==> flow/design.v <==
module averager
    #(parameter int
        power = 8,  
        N = 12)     
    (
        input logic clk,
        reset,
        EN,
        input logic [N-1:0] Din,    
        output logic [N-1:0] Q      
    );
    logic [N-1:0] REG_ARRAY [2**power:1];
    logic [power+N-1:0] sum;
    assign Q = sum[power+N-1:power];
    always_ff @(posedge clk) begin
        if (reset) begin
            sum <= 0;
            for (int j = 1; j <= 2**power; j++) begin
                REG_ARRAY[j] <= 0;
            end
        end
        else if (EN) begin
            sum <= sum + Din - REG_ARRAY[2**power];
            for (int j = 2**power; j > 1; j--) begin
                REG_ARRAY[j] <= REG_ARRAY[j-1];
            end
            REG_ARRAY[1] <= Din;
        end
    end
endmodule
module adc_processing #(
    parameter int SCALING_FACTOR = 310866,
    parameter int SHIFT_FACTOR   = 19,
    parameter int NEGATIVE_FACTOR = 12
) (
    input  logic        clk,
    input  logic        reset,
    input  logic        ready,
    input  logic [15:0] data,
    output logic [15:0] ave_data,
    output logic [15:0] scaled_adc_data
);
    localparam int SCALING_FACTOR_WIDTH = $clog2(SCALING_FACTOR) + 1;
    localparam int INTERMEDIATE_WIDTH = 16 + SCALING_FACTOR_WIDTH;
    logic [INTERMEDIATE_WIDTH-1:0] scaled_adc_data_temp; 
    logic [15:0] scaled_adc_data_pipe;
    averager #(
        .power(8),  
        .N(16)      
    ) AVERAGER (
        .reset(reset),
        .clk(clk),
        .EN(ready),
        .Din(data),
        .Q(ave_data)
    );
    always_ff @(posedge clk) begin
        if (reset) begin
            scaled_adc_data <= 0;
            scaled_adc_data_temp <= 0;
            scaled_adc_data_pipe <= 0;
        end
        else if (ready) begin
            scaled_adc_data_temp <= ave_data * SCALING_FACTOR;             
            scaled_adc_data_pipe <= scaled_adc_data_temp >> SHIFT_FACTOR;  
            scaled_adc_data      <= scaled_adc_data_pipe - 12;             
        end                                                
    end                                                    
endmodule
# [Step by step through the tools: adc_processing]
# The steps from the RTL of adc_processing to its reports follow in flow order.
# Lines are those of the file above, counted from 1.
# Operators carry their Yosys type and port widths (W data, S select, Z words).
# Library cell names are shortened.
# Not given: -
[design] design="adc_processing" clock_port="clk" lib="sky130hd" pvt_corner="tt_025C_1v80"

# [Elaborated design]
# Counts by Yosys on the flattened word-level netlist (proc, flatten, opt, wreduce). Print and check cells are left out. Cells with the same type and inputs are merged into one.
[word_totals] ff_bits=4186 input_bits=19 output_inout_bits=32 word_cells=264
[op_classes] mul=1 addsub=3
[op_table] operator="$mul A16 B18 Y34 const B" n=1
[op_table] operator="$add A24 B16 Y24" n=1
[op_table] operator="$sub A24 B16 Y24" n=1
[op_table] operator="$sub A16 B4 Y16 const B" n=1

# [Logic depth]
# Longest topological path by Yosys (ltp), each cell counted once; first at word level (registers and memories cut), then after technology mapping (sequential cells cut; the memories' decode and read muxes count).
[logic_depth] depth_word=2 abc_area=1 mapped_depth=23 depth_no_buf=23

# [Synthesis result]
# Yosys stat after the flow's synthesis: flattened, memories mapped to cells. It holds for the ABC_AREA given above (unset counts as 0); a run with the other value may have another netlist.
# The area totals of this step are shown rounded.
[synth_totals] mapped_cells=19257 yosys_area_mm2=0.1502 seq_area_mm2=0.08344 flip_flops=4168 n_buf=1404
[by_type] type="dfxtp_1" n=4168 type_area_um2=8.34E+04
[by_type] type="nor2_1" n=8301 type_area_um2=3.12E+04
[by_type] type="o21ai_0" n=4143 type_area_um2=2.07E+04
[by_type] type="clkbuf_1" n=879 type_area_um2=3.3E+03
[by_type] type="fa_1" n=104 type_area_um2=2.08E+03
[by_type] type="ha_1" n=159 type_area_um2=1.99E+03
[by_type] type="buf_4" n=248 type_area_um2=1.86E+03
[by_type] type="inv_1" n=399 type_area_um2=1.5E+03
[by_type] type="nand2_1" n=337 type_area_um2=1.26E+03
[by_type] type="buf_2" n=242 type_area_um2=1.21E+03
[by_type] type="a21oi_1" n=90 type_area_um2=450.432
[by_type] type="nand3_1" n=72 type_area_um2=360.346
[by_type] type="buf_6" n=21 type_area_um2=236.477
[by_type] type="nand4_1" n=14 type_area_um2=87.584
[by_type] type="xor2_1" n=10 type_area_um2=87.584
[by_type] type="nor3_1" n=12 type_area_um2=60.058
[by_type] type="o21ai_1" n=11 type_area_um2=55.053
[by_type] type="buf_1" n=12 type_area_um2=45.043
# Other cell types: 15; their cells: 35.

# [Timing after synthesis]
# OpenSTA on the mapped netlist: ideal clock, no wires. The path of least setup slack (recovery checks aside). Input and output delay are each 20% of the period. Register names are those of the netlist, which keeps one name where synthesis merged equal registers.
[synth_path] kind="register to register" start="register AVERAGER.sum[13]" end="register scaled_adc_data_temp[32]" arrival_ns=4.906 path_buffers=0 setup_ns=0.117 launch_ns=0.000 path_stages=23 delay_ns=5.023 path_slack_ns=4.977 clock_period_ns=10.0 synth_period_reached_ns=5.023
# "delay_ns" = arrival - input delay + setup time.
# "path_stages": output pins that drive a net of the path, with the launching flip-flop's if there is one; two outputs of one cell count as two.
# "synth_period_reached_ns" = period - worst setup slack (recovery checks aside). The figure is calculated, with input and output delays left at 20% of the set period.
# Between the ends stands the longest chain of elaborated cells between them, by number of cells; it is not shown to be the way that was timed. Of several equally long chains one is given.
# A line is the first line of the expression or statement that the cell stems from. Yosys adds cells for indexed reads and writes and turns some case tables into memories.
[synth_via] cell_sequence="dfxtp_1 > fa_1 > inv_1 > fa_1 > inv_1 > fa_1 > fa_1 > fa_1 > inv_1 > fa_1 > inv_1 > ha_1 > nand2_1 > nor2_1 > inv_1 > nor2_1 > nand2_1 > nand3_1 > nand2_1 > nand3_1 > nand2_1 > nor2_1 > nor2_1" elab_chain_len=1 cone_cells=1 cone_lines=1 classes_between="1 x mul"
[synth_rtl] item="from (decl)" line_no=13 text="logic [power+N-1:0] sum;"
[synth_rtl] item="from (assign)" line_no=17 text="sum <= 0;"
[synth_rtl] item="from (assign)" line_no=23 text="sum <= sum + Din - REG_ARRAY[2**power];"
[synth_rtl] item="$mul A16 B18 Y34" line_no=64 text="scaled_adc_data_temp <= ave_data * SCALING_FACTOR;"
[synth_rtl] item="to (assign)" line_no=60 text="scaled_adc_data_temp <= 0;"
[synth_rtl] item="to (assign)" line_no=64

# [Timing after layout]
# Path of least setup slack in the final report of job 1 (OpenROAD, finished layout, wires in). Where an end is a register, its clock arrival counts in the times.
[layout_path] kind="register to register" start="register AVERAGER.sum[17]" end="register scaled_adc_data_temp[33]" path_buffers=0 path_slack_ns=0.62 path_stages=22 launch_ns=0.89 arrival_ns=6.10 setup_ns=0.09 clock_period_ns=5.93
# Between the ends stands the longest chain of elaborated cells between them, by number of cells; it is not shown to be the way that was timed. Of several equally long chains one is given.
[layout_via] cell_sequence="dfxtp_1 > fa_1 > ha_1 > inv_1 > fa_1 > inv_1 > fa_1 > fa_1 > inv_1 > fa_1 > inv_1 > ha_1 > nand2_1 > nor2_1 > inv_1 > nor2_1 > and2_1 > nand2_1 > nand3_1 > nand3_1 > nand2_1 > inv_1" elab_chain_len=1 cone_cells=1 cone_lines=1 classes_between="1 x mul"
[layout_rtl] item="from (decl)" line_no=13 text="logic [power+N-1:0] sum;"
[layout_rtl] item="from (assign)" line_no=17 text="sum <= 0;"
[layout_rtl] item="from (assign)" line_no=23 text="sum <= sum + Din - REG_ARRAY[2**power];"
[layout_rtl] item="$mul A16 B18 Y34" line_no=64 text="scaled_adc_data_temp <= ave_data * SCALING_FACTOR;"
[layout_rtl] item="to (assign)" line_no=60 text="scaled_adc_data_temp <= 0;"
[layout_rtl] item="to (assign)" line_no=64

--- measured runs ---
Flow measurements of adc_processing on sky130hd: 3 stored runs with different settings, listed in no order. Input and output delays are each 20% of the period that was set; the output load is 0.01 pF.
"achieved_period_ns": clock period set for the run, less the worst setup slack. It is reckoned from that one timing run; input and output delays stay at 20% of the period that was set.
"worst_path_allowed_less_slack_ns" = time allowed to the worst setup path (clock period - input delay - output delay, where it has them) - its slack; a late launch clock adds to it, a late capture clock takes from it.
"total_power_w" is the tool's figure for a default switching activity; nothing was simulated.
Measured values are rounded.

[flow] job 1: files
==> flow/run.sh <==
#!/bin/bash
# the make line also repeats the synthesis and layout settings of config.mk as NAME=value (left out here)
make -C /OpenROAD-flow-scripts/flow DESIGN_CONFIG=/design/flow/config.mk WORK_HOME=/design/flow/orfs CLKGATE_MAP_FILE= finish
==> flow/config.mk <==
export PLATFORM = sky130hd
export DESIGN_NAME = adc_processing
export DESIGN_NICKNAME = adc_processing
export VERILOG_FILES = /design/flow/design.v
export SDC_FILE = /design/flow/constraint.sdc
export NUM_CORES = 4
export LEC_CHECK = 0
export ABC_AREA = 1
export CAP_MARGIN = 20
export CELL_PAD_IN_SITES_DETAIL_PLACEMENT = 1
export CELL_PAD_IN_SITES_GLOBAL_PLACEMENT = 2
export CORE_MARGIN = 5
export CORE_UTILIZATION = 40
export CTS_CLUSTER_DIAMETER = 253
export CTS_CLUSTER_SIZE = 26
export GPL_TIMING_DRIVEN = 1
export MIN_ROUTING_LAYER = met1
export SLEW_MARGIN = 20
export TNS_END_PERCENT = 30
==> flow/constraint.sdc <==
create_clock -name core_clock -period 5.93 [get_ports {clk}]
set_input_delay 1.1860 -clock core_clock [delete_from_list [all_inputs] [get_ports {clk}]]
set_output_delay 1.1860 -clock core_clock [all_outputs]
set_load 0.01 [all_outputs]

[flow] job 1: metrics
[metrics] ys_area_mm2 = 0.1502
[metrics] total_die_area_mm2 = 0.3878
[metrics] layout_utilization_pct = 42.1
[metrics] fin_ws_ns = 0.616
[metrics] hold_ws_ns = 0.464
[metrics] total_power_w = 0.06116
[metrics] achieved_period_ns = 5.314
[metrics] worst_path_allowed_less_slack_ns = 5.31
[metrics] timing.worst_path_kind = register to register

[flow] job 2: files
==> flow/run.sh <==
#!/bin/bash
# the make line also repeats the synthesis and layout settings of config.mk as NAME=value (left out here)
make -C /OpenROAD-flow-scripts/flow DESIGN_CONFIG=/design/flow/config.mk WORK_HOME=/design/flow/orfs CLKGATE_MAP_FILE= finish
==> flow/config.mk <==
export PLATFORM = sky130hd
export DESIGN_NAME = adc_processing
export DESIGN_NICKNAME = adc_processing
export VERILOG_FILES = /design/flow/design.v
export SDC_FILE = /design/flow/constraint.sdc
export NUM_CORES = 4
export LEC_CHECK = 0
export ABC_AREA = 1
export CAP_MARGIN = 20
export CELL_PAD_IN_SITES_GLOBAL_PLACEMENT = 3
export CORE_ASPECT_RATIO = 0.75
export CORE_MARGIN = 2
export CORE_UTILIZATION = 48
export CTS_CLUSTER_DIAMETER = 78
export CTS_CLUSTER_SIZE = 28
export GPL_ROUTABILITY_DRIVEN = 1
export HOLD_SLACK_MARGIN = -0.06
export MAX_ROUTING_LAYER = met4
export MIN_ROUTING_LAYER = met2
export PLACE_DENSITY_LB_ADDON = 0.09
export SETUP_SLACK_MARGIN = -0.96
export SLEW_MARGIN = 10
export TNS_END_PERCENT = 25
==> flow/constraint.sdc <==
create_clock -name core_clock -period 10.7 [get_ports {clk}]
set_input_delay 2.1400 -clock core_clock [delete_from_list [all_inputs] [get_ports {clk}]]
set_output_delay 2.1400 -clock core_clock [all_outputs]
set_load 0.01 [all_outputs]

[flow] job 2: incomplete, placement halted on FLW-0024

[flow] job 3: files
==> flow/run.sh <==
#!/bin/bash
# the make line also repeats the synthesis and layout settings of config.mk as NAME=value (left out here)
make -C /OpenROAD-flow-scripts/flow DESIGN_CONFIG=/design/flow/config.mk WORK_HOME=/design/flow/orfs CLKGATE_MAP_FILE= finish
==> flow/config.mk <==
export PLATFORM = sky130hd
export DESIGN_NAME = adc_processing
export DESIGN_NICKNAME = adc_processing
export VERILOG_FILES = /design/flow/design.v
export SDC_FILE = /design/flow/constraint.sdc
export NUM_CORES = 4
export LEC_CHECK = 0
export ABC_AREA = 1
export CAP_MARGIN = 20
export CELL_PAD_IN_SITES_DETAIL_PLACEMENT = 2
export CELL_PAD_IN_SITES_GLOBAL_PLACEMENT = 0
export CORE_ASPECT_RATIO = 0.75
export CORE_MARGIN = 2
export CORE_UTILIZATION = 48
export CTS_CLUSTER_DIAMETER = 203
export CTS_CLUSTER_SIZE = 28
export GPL_ROUTABILITY_DRIVEN = 1
export HOLD_SLACK_MARGIN = -0.06
export MAX_ROUTING_LAYER = met4
export MIN_ROUTING_LAYER = met2
export PLACE_DENSITY_LB_ADDON = 0.09
export SETUP_SLACK_MARGIN = -0.96
export SLEW_MARGIN = 10
export TNS_END_PERCENT = 25
==> flow/constraint.sdc <==
create_clock -name core_clock -period 10.7 [get_ports {clk}]
set_input_delay 2.1400 -clock core_clock [delete_from_list [all_inputs] [get_ports {clk}]]
set_output_delay 2.1400 -clock core_clock [all_outputs]
set_load 0.01 [all_outputs]

[flow] job 3: incomplete, routing halted on GRT-0116
--- end ---
